==> flow/design.v <==
`timescale 1ns / 1ps
module SHA256(
clk,
rst_n,
valid_in,
valid_out,
message,
Hash_result);
input clk, rst_n, valid_in;
input [439:0] message;
output reg valid_out;
output reg [255:0] Hash_result;
reg [1:0] next_state,state;
reg [6:0] count;
reg [31:0] a_temp, b_temp, c_temp, d_temp, e_temp, f_temp, g_temp, h_temp;
reg [31:0] k;
reg [511:0] chunk;
reg [31:0] mreg_0, mreg_1, mreg_2, mreg_3, mreg_4, mreg_5, mreg_6, mreg_7, mreg_8, mreg_9, mreg_10, mreg_11, mreg_12, mreg_13, mreg_14, mreg_15;
wire [31:0] sigma_0, sigma_1, cap_sigma_0, cap_sigma_1, maj, ch;
parameter H0 = 32'h6a09e667;
parameter H1 = 32'hbb67ae85;
parameter H2 = 32'h3c6ef372;
parameter H3 = 32'ha54ff53a;
parameter H5 = 32'h9b05688c;
parameter H4 = 32'h510e527f;
parameter H6 = 32'h1f83d9ab;
parameter H7 = 32'h5be0cd19;
parameter K0 = 32'h428a2f98;
parameter K1 = 32'h71374491;
parameter K2 = 32'hb5c0fbcf;
parameter K3 = 32'he9b5dba5;
parameter K4 = 32'h3956c25b;
parameter K5 = 32'h59f111f1;
parameter K6 = 32'h923f82a4;
parameter K7 = 32'hab1c5ed5;
parameter K8 = 32'hd807aa98;
parameter K9 = 32'h12835b01;
parameter K10 = 32'h243185be;
parameter K11 = 32'h550c7dc3;
parameter K12 = 32'h72be5d74;
parameter K13 = 32'h80deb1fe;
parameter K14 = 32'h9bdc06a7;
parameter K15 = 32'hc19bf174;
parameter K16 = 32'he49b69c1;
parameter K17 = 32'hefbe4786;
parameter K18 = 32'h0fc19dc6;
parameter K19 = 32'h240ca1cc;
parameter K20 = 32'h2de92c6f;
parameter K21 = 32'h4a7484aa;
parameter K22 = 32'h5cb0a9dc;
parameter K23 = 32'h76f988da;
parameter K24 = 32'h983e5152;
parameter K25 = 32'ha831c66d;
parameter K26 = 32'hb00327c8;
parameter K27 = 32'hbf597fc7;
parameter K28 = 32'hc6e00bf3;
parameter K29 = 32'hd5a79147;
parameter K30 = 32'h06ca6351;
parameter K31 = 32'h14292967;
parameter K32 = 32'h27b70a85;
parameter K33 = 32'h2e1b2138;
parameter K34 = 32'h4d2c6dfc;
parameter K35 = 32'h53380d13;
parameter K36 = 32'h650a7354;
parameter K37 = 32'h766a0abb;
parameter K38 = 32'h81c2c92e;
parameter K39 = 32'h92722c85;
parameter K40 = 32'ha2bfe8a1;
parameter K41 = 32'ha81a664b;
parameter K42 = 32'hc24b8b70;
parameter K43 = 32'hc76c51a3;
parameter K44 = 32'hd192e819;
parameter K45 = 32'hd6990624;
parameter K46 = 32'hf40e3585;
parameter K47 = 32'h106aa070;
parameter K48 = 32'h19a4c116;
parameter K49 = 32'h1e376c08;
parameter K50 = 32'h2748774c;
parameter K51 = 32'h34b0bcb5;
parameter K52 = 32'h391c0cb3;
parameter K53 = 32'h4ed8aa4a;
parameter K54 = 32'h5b9cca4f;
parameter K55 = 32'h682e6ff3;
parameter K56 = 32'h748f82ee;
parameter K57 = 32'h78a5636f;
parameter K58 = 32'h84c87814;
parameter K59 = 32'h8cc70208;
parameter K60 = 32'h90befffa;
parameter K61 = 32'ha4506ceb;
parameter K62 = 32'hbef9a3f7;
parameter K63 = 32'hc67178f2;
parameter PADDING = 'd0;
parameter COMPUTE = 'd1;
parameter IDLE = 'd2;
always@(next_state)begin   
	case(next_state)
		IDLE:  state = IDLE;
		COMPUTE:  state = COMPUTE;
		default:  state = IDLE;
	endcase
end
always@(posedge clk or negedge rst_n)begin
	if(!rst_n)begin
		next_state <= IDLE;
	end
	else begin
		if(next_state == IDLE && valid_in)begin
			next_state <= COMPUTE;
		end
      	else if(next_state == COMPUTE && count == 'd64)begin
			next_state <= IDLE;
		end
		else begin
			next_state <= next_state;
		end
	end
end
assign sigma_0 = ({a_temp[1:0], a_temp[31:2]}) ^ ({a_temp[12:0], a_temp[31:13]}) ^ ({a_temp[21:0], a_temp[31:22]});
assign sigma_1 = ({e_temp[5:0], e_temp[31:6]}) ^ ({e_temp[10:0], e_temp[31:11]}) ^ ({e_temp[24:0], e_temp[31:25]});
assign maj = (a_temp & b_temp) ^ (a_temp & c_temp) ^ (b_temp & c_temp);
assign ch = (e_temp & f_temp) ^ (~e_temp & g_temp);
assign cap_sigma_0 = {mreg_1[6:0], mreg_1[31:7]} ^ {mreg_1[17:0], mreg_1[31:18]} ^ (mreg_1[31:0] >> 2'b11) ;
  assign cap_sigma_1 = {mreg_14[16:0], mreg_14[31:17]} ^ {mreg_14[18:0], mreg_14[31:19]} ^ (mreg_14[31:0] >> 4'b1010);
always@(posedge clk or negedge rst_n)begin		 
	if(!rst_n)begin
		count <= 'd0;
	end
	else begin
		if(state == COMPUTE)begin
			count <= count + 'd1;
		end
		else begin
			count <= 0;
		end
	end
end
always@(posedge clk or negedge rst_n)begin		 
	if(!rst_n)begin
		chunk <= 'd0;
	end
	else begin
		if(state == IDLE && valid_in)begin
          chunk <= {message[408:0], {8'b10000000}, {55'b0,9'b110111000}, {32'b0}};
		end
		else if(state == IDLE)begin
			chunk <= chunk;
		end
		else begin
			chunk <= chunk << 'd32;
		end
	end
end
always@(posedge clk or negedge rst_n)begin		 
	if(!rst_n)begin
		a_temp <= 'd0;
		b_temp <= 'd0;
		c_temp <= 'd0;
		d_temp <= 'd0;
		e_temp <= 'd0;
		f_temp <= 'd0;
		g_temp <= 'd0;
		h_temp <= 'd0;
	end
	else begin
		if(state == IDLE)begin
			a_temp <= H0;
			b_temp <= H1;
			c_temp <= H2;
			d_temp <= H3;
			e_temp <= H4;
			f_temp <= H5;
			g_temp <= H6;
			h_temp <= H7;
		end
		else if(state == COMPUTE)begin
			a_temp <= h_temp + sigma_1 + ch + k + mreg_15 + sigma_0 + maj; 	 
			b_temp <= a_temp;
			c_temp <= b_temp;
			d_temp <= c_temp;
			e_temp <= d_temp + h_temp + sigma_1 + ch + k + mreg_15;		 
			f_temp <= e_temp;
			g_temp <= f_temp;
			h_temp <= g_temp;
		end
		else begin
			a_temp <= a_temp;
			b_temp <= b_temp;
			c_temp <= c_temp;
			d_temp <= d_temp;
			e_temp <= e_temp;
			f_temp <= f_temp;
			g_temp <= g_temp;
			h_temp <= h_temp;
		end
	end
end
always@(*)begin		 
	case(count)
		0: k = K0;
		1: k = K1;
		2: k = K2;
		3: k = K3;
		4: k = K4;
		5: k = K5;
		6: k = K6;
		7: k = K7;
		8: k = K8;
		9: k = K9;
		10: k = K10;
		11: k = K11;
		12: k = K12;
		13: k = K13;
		14: k = K14;
		15: k = K15;
		16: k = K16;
		17: k = K17;
		18: k = K18;
		19: k = K19;
		20: k = K20;
		21: k = K21;
		22: k = K22;
		23: k = K23;
		24: k = K24;
		25: k = K25;
		26: k = K26;
		27: k = K27;
		28: k = K28;
		29: k = K29;
		30: k = K30;
		31: k = K31;
		32: k = K32;
		33: k = K33;
		34: k = K34;
		35: k = K35;
		36: k = K36;
		37: k = K37;
		38: k = K38;
		39: k = K39;
		40: k = K40;
		41: k = K41;
		42: k = K42;
		43: k = K43;
		44: k = K44;
		45: k = K45;
		46: k = K46;
		47: k = K47;
		48: k = K48;
		49: k = K49;
		50: k = K50;
		51: k = K51;
		52: k = K52;
		53: k = K53;
		54: k = K54;
		55: k = K55;
		56: k = K56;
		57: k = K57;
		58: k = K58;
		59: k = K59;
		60: k = K60;
		61: k = K61;
		62: k = K62;
		63: k = K63;
		default: k = 32'd0;
	endcase
end
always@(posedge clk or negedge rst_n)begin		 
	if(!rst_n)begin
      	valid_out <= 'd0;
		Hash_result <= 'd0;
	end
	else begin
      if(state == COMPUTE && count == 'd64)begin
          	valid_out <= 'd1;
			Hash_result <= {H0 + a_temp, H1 + b_temp, H2 + c_temp, H3 + d_temp, H4 + e_temp, H5 + f_temp, H6 + g_temp, H7 + h_temp};
        end
      	else begin
          	valid_out <= 'd0;
			Hash_result <= 'd0;
        end
	end
end
always@(posedge clk or negedge rst_n)begin		 
	if(!rst_n)begin
		mreg_15 <= 'd0;
		mreg_14 <= 'd0;
		mreg_13 <= 'd0;
		mreg_12 <= 'd0;
		mreg_11 <= 'd0;
		mreg_10 <= 'd0;
		mreg_9 <= 'd0;
		mreg_8 <= 'd0;
		mreg_7 <= 'd0;
		mreg_6 <= 'd0;
		mreg_5 <= 'd0;
		mreg_4 <= 'd0;
		mreg_3 <= 'd0;
		mreg_2 <= 'd0;
		mreg_1 <= 'd0;
		mreg_0 <= 'd0;
	end
	else begin
      if(state== IDLE  && valid_in)begin
        mreg_15 <= message[439:408];
			mreg_14 <= mreg_15;
			mreg_13 <= mreg_14;
			mreg_12 <= mreg_13;
			mreg_11 <= mreg_12;
			mreg_10 <= mreg_11;
			mreg_9 <= mreg_10;
			mreg_8 <= mreg_9;
			mreg_7 <= mreg_8;
			mreg_6 <= mreg_7;
			mreg_5 <= mreg_6;
			mreg_4 <= mreg_5;
			mreg_3 <= mreg_4;
			mreg_2 <= mreg_3;
			mreg_1 <= mreg_2;
			mreg_0 <= mreg_1;
		end
      else if((count < 15 && state == COMPUTE))begin
			mreg_15 <= chunk[511:480];
			mreg_14 <= mreg_15;
			mreg_13 <= mreg_14;
			mreg_12 <= mreg_13;
			mreg_11 <= mreg_12;
			mreg_10 <= mreg_11;
			mreg_9 <= mreg_10;
			mreg_8 <= mreg_9;
			mreg_7 <= mreg_8;
			mreg_6 <= mreg_7;
			mreg_5 <= mreg_6;
			mreg_4 <= mreg_5;
			mreg_3 <= mreg_4;
			mreg_2 <= mreg_3;
			mreg_1 <= mreg_2;
			mreg_0 <= mreg_1;
		end
      else if(count >= 15 && state == COMPUTE)begin
			mreg_15 <= (mreg_0 + cap_sigma_0 + mreg_9 + cap_sigma_1);
			mreg_14 <= mreg_15;
			mreg_13 <= mreg_14;
			mreg_12 <= mreg_13;
			mreg_11 <= mreg_12;
			mreg_10 <= mreg_11;
			mreg_9 <= mreg_10;
			mreg_8 <= mreg_9;
			mreg_7 <= mreg_8;
			mreg_6 <= mreg_7;
			mreg_5 <= mreg_6;
			mreg_4 <= mreg_5;
			mreg_3 <= mreg_4;
			mreg_2 <= mreg_3;
			mreg_1 <= mreg_2;
			mreg_0 <= mreg_1;
		end
		else begin
			mreg_15 <= mreg_15;
			mreg_14 <= mreg_14;
			mreg_13 <= mreg_13;
			mreg_12 <= mreg_12;
			mreg_11 <= mreg_11;
			mreg_10 <= mreg_10;
			mreg_9 <= mreg_9;
			mreg_8 <= mreg_8;
			mreg_7 <= mreg_7;
			mreg_6 <= mreg_6;
			mreg_5 <= mreg_5;
			mreg_4 <= mreg_4;
			mreg_3 <= mreg_3;
			mreg_2 <= mreg_2;
			mreg_1 <= mreg_1;
			mreg_0 <= mreg_0;
		end
	end
end
endmodule
# == Step by step through the tools: SHA256 ==
# What the tools print for SHA256, step after step.
# Line numbers count from 1 in the design file above.
# Library cell names are shortened.
# A cell with - has no value.
# setup
top_module,SHA256
clk_port,clk
lib,sky130hd
lib_corner,tt_025C_1v80

# == Word-level counts ==
# Source: Yosys, flattened and elaborated, memories not mapped. Widths are those after wreduce. Registers that Yosys merges into a memory's read port (data or address) are not register bits. Print and check cells do not count. Equal cells are merged and count once.
# Memory sizes are those after Yosys's memory passes, which may raise the word count (mostly to a power of two), join words into wider ones and drop unused or constant bits.
# word_totals
wordCells,160
regBits,1546
inputBits,443
rom_bits,2048
n_memories,1
out_inout_bits,257
# op_classes
n_mux,73
bitwise,17
equal,6
n_reduce_logical,9
compare,2
n_addsub,23
# memory_table
memory,words,word_bits,rd,wr,line,rtl
(name not given),64,32,1,0,198,case(count)
# op_table
op,n
two-way mux 32 bit,65
two-way mux 512 bit,2
adder 32 bit,14
XOR 32 bit,9
two-way mux 256 bit,1
AND 32 bit,5
adder 31 x 32 -> 32 bit (first input constant),3
adder 32 bit (first input constant),3
adder 29 x 32 -> 32 bit (first input constant),1
adder 30 x 32 -> 32 bit (first input constant),1
XOR 32 x 22 -> 32 bit,1
XOR 32 x 29 -> 32 bit,1
inverter 32 bit,1
adder 7 x 1 -> 7 bit (second input constant),1
>= comparator 7 x 4 -> 1 bit (second input constant),1
< comparator 7 x 4 -> 1 bit (second input constant),1
equality test 7 bit (second input constant),1
two-way mux 7 bit,1
logical AND 1 bit,6
two-way mux 2 bit,3
equality test 2 x 1 -> 1 bit (second input constant),2
equality test 2 bit (second input constant),2
nonzero test 2 bit,2
nonzero test 3 bit,1
!= test 2 x 1 -> 1 bit (second input constant),1
two-way mux 1 bit,1

# == Logic depth ==
# Longest topological path by Yosys (ltp), each cell counted once; first at word level (registers and memories cut), then after technology mapping (sequential cells cut; the memories' decode and read muxes count).
# depth
ltp_word,10
ABC_AREA,0
depth_mapped,29
depth_no_buf,27

# == Mapped cells and area ==
# The flow's flattened synthesis, as Yosys stat reports it; memories are mapped. The netlist is that of the ABC_AREA named above (0 if unset); the other value can give another one.
# by_type
cell,n,area_total_um2
dfrtp_1,1445,3.62E+04
nand2_1,1847,6.93E+03
fa_1,337,6746.47
mux2i_1,453,4.53E+03
o21ai_0,667,3.34E+03
xnor2_1,338,2.96E+03
inv_1,595,2.23E+03
clkbuf_1,437,1.64E+03
ha_1,124,1.55E+03
nor2_1,395,1.48E+03
xor2_1,161,1.41E+03
a21oi_1,212,1.06E+03
nand2b_1,131,819.536
and2_1,111,694.416
a21o_1,54,405.389
nand3_1,72,360.346
nor3_1,62,310.298
o211ai_1,39,292.781
# Other cell types: 57; their cells: 531.
# mapped
n_buf,492
seq_area_um2,36186.0
yosys_area_um2,76882.5
cell_count,8011
ffs,1446

# == Timing after synthesis ==
# Path of least setup slack by OpenSTA after synthesis, without wires, with an ideal clock, recovery checks aside; 20% of the period is set as input and as output delay. Where synthesis merged equal registers, the netlist keeps one of their names.
# synth_timing
path_type,flip-flop to flip-flop
from,register count[0]
to,register a_temp
tclk_ns,10.0
slack_ns,3.231
driving_pins,27
n_path_buf,2
path_delay_ns,6.768
launch_ns,0.000
t_arrival_ns,6.633
setup_ns,0.135
required_time_ns,9.865
synth_period_reached_ns,6.769
# "path_delay_ns" is the arrival time less input delay plus setup time.
# "driving_pins" counts driving pins, that of a launching flip-flop among them; a cell with two outputs on the path counts twice.
# "synth_period_reached_ns" is the clock period less the worst setup slack; recovery checks do not enter. This is arithmetic on one report: input and output delays are still those of the set period (20% each).
# An end named without its bit number is one bit of that signal or, where synthesis recoded a state register, one of its new flip-flops.
# At most two assigning lines are given for a register; there are more.
# synth_between
cell_sequence,dfrtp_1 -> clkbuf_1 -> clkinv_1 -> ha_1 -> clkbuf_1 -> nand2_1 -> nand3_1 -> o21ai_0 -> o211a_1 -> or4_1 -> fa_1 -> fa_1 -> inv_1 -> fa_1 -> inv_1 -> fa_1 -> inv_1 -> ha_1 -> a21o_1 -> a21o_1 -> a21oi_1 -> o31ai_1 -> a41oi_1 -> o211ai_1 -> a211o_1 -> a21oi_1 -> nand3b_1
# synth_lines
item,line,rtl
from (decl),14,reg [6:0] count;
from (assign),126,count <= 'd0;
from (assign),130,count <= count + 'd1;
to (assign),176,a_temp <= h_temp + sigma_1 + ch + k + mreg_15 + sigma_0 + maj;
to (assign),186,a_temp <= a_temp;
to (decl),15,"reg [31:0] a_temp, b_temp, c_temp, d_temp, e_temp, f_temp, g_temp, h_temp;"
# Chain of elaborated cells between the ends: none given.

# == Worst path after layout ==
# From the final timing report of stored run 1: the path of least setup slack in the routed layout; clock arrival at registers is part of the times.
# layout_timing
path_type,flip-flop to flip-flop
from,register count[0]
to,register a_temp
t_arrival_ns,9.00
launch_ns,0.83
slack_ns,1.71
required_time_ns,10.71
n_path_buf,2
tclk_ns,10.0
driving_pins,28
setup_ns,0.06
# An end named without its bit number is one bit of that signal or, where synthesis recoded a state register, one of its new flip-flops.
# At most two assigning lines are given for a register; there are more.
# layout_between
cell_sequence,dfrtp_1 -> clkinv_1 -> buf_4 -> ha_1 -> nor2_1 -> nor3_1 -> a211oi_1 -> a21oi_1 -> a21oi_1 -> nand2_1 -> fa_1 -> fa_1 -> inv_1 -> fa_1 -> inv_1 -> fa_1 -> inv_1 -> ha_1 -> a21o_1 -> a21o_1 -> a21oi_1 -> o31ai_1 -> buf_4 -> a41oi_1 -> o211ai_1 -> a211o_1 -> a21oi_1 -> nand3b_1
# layout_lines
item,line,rtl
from (decl),14,reg [6:0] count;
from (assign),126,count <= 'd0;
from (assign),130,count <= count + 'd1;
to (assign),176,a_temp <= h_temp + sigma_1 + ch + k + mreg_15 + sigma_0 + maj;
to (assign),186,a_temp <= a_temp;
to (decl),15,"reg [31:0] a_temp, b_temp, c_temp, d_temp, e_temp, f_temp, g_temp, h_temp;"
# Chain of elaborated cells between the ends: none given.

# Measured results for SHA256: 5 stored runs of the Yosys and OpenROAD flow on sky130hd. The settings differ; the order carries no meaning. The constraints put input and output delay at 20% of the set period each and load the outputs with 0.01 pF.
# By "timing.achieved_period_ns" is meant the clock period of the run minus its worst setup slack. This is arithmetic on one report: input and output delays are still those of the set period (20% each).
# By "worstPathTime_ns" is meant the share of the clock period that the worst setup path is allowed (20% is reserved at inputs, 20% at outputs), minus its slack. Clock arrival times at its registers enter into it.
# A setting shown as -- is not set for that run.
# Results: -- = not shown.
stored run,CAP_MARGIN,CELL_PAD_IN_SITES_DETAIL_PLACEMENT,CELL_PAD_IN_SITES_GLOBAL_PLACEMENT,CORE_MARGIN,CORE_UTILIZATION,CTS_CLUSTER_DIAMETER,CTS_CLUSTER_SIZE,MIN_ROUTING_LAYER,SLEW_MARGIN,TNS_END_PERCENT,period_ns,CORE_ASPECT_RATIO,GPL_TIMING_DRIVEN,PLACE_DENSITY_LB_ADDON,SETUP_SLACK_MARGIN,MAX_ROUTING_LAYER,GPL_ROUTABILITY_DRIVEN,tns_ns,cell_area_final_um2,synth_area_um2,timing.achieved_period_ns,final_hold_ws_ns,fin_ws_ns,worstPathTime_ns,critical_path_kind,layout_utilization_pct,total_die_area_um2
stored run 1,5,1,2,6,29,201,61,met1,40,75,10.0,--,--,--,--,--,--,0.000,88960.3,76882.5,8.291,0.436,1.709,8.29,flip-flop to flip-flop,33.8,277613.0
stored run 2,15,--,0,4,49,--,44,met2,20,40,10.2,0.8,0,0.25,1.48,--,--,--,--,--,--,--,--,--,--,--,--
stored run 3,5,1,2,6,29,201,86,met1,40,75,13.3,1.0,--,--,--,met4,--,0.000,89562.1,76882.5,9.063,0.381,4.237,9.06,flip-flop to flip-flop,34.1,277613.0
stored run 4,5,1,--,6,29,201,38,met1,20,75,10.0,--,--,--,--,--,--,0.000,88841.5,76882.5,8.023,0.482,1.977,8.02,flip-flop to flip-flop,33.8,277613.0
stored run 5,15,--,2,4,49,--,44,met2,20,40,10.2,0.8,1,0.25,1.48,--,0,--,--,--,--,--,--,--,--,--,--
# Stored run 2: incomplete, routing halted on GRT-0116
# Stored run 5: incomplete, routing halted on GRT-0116
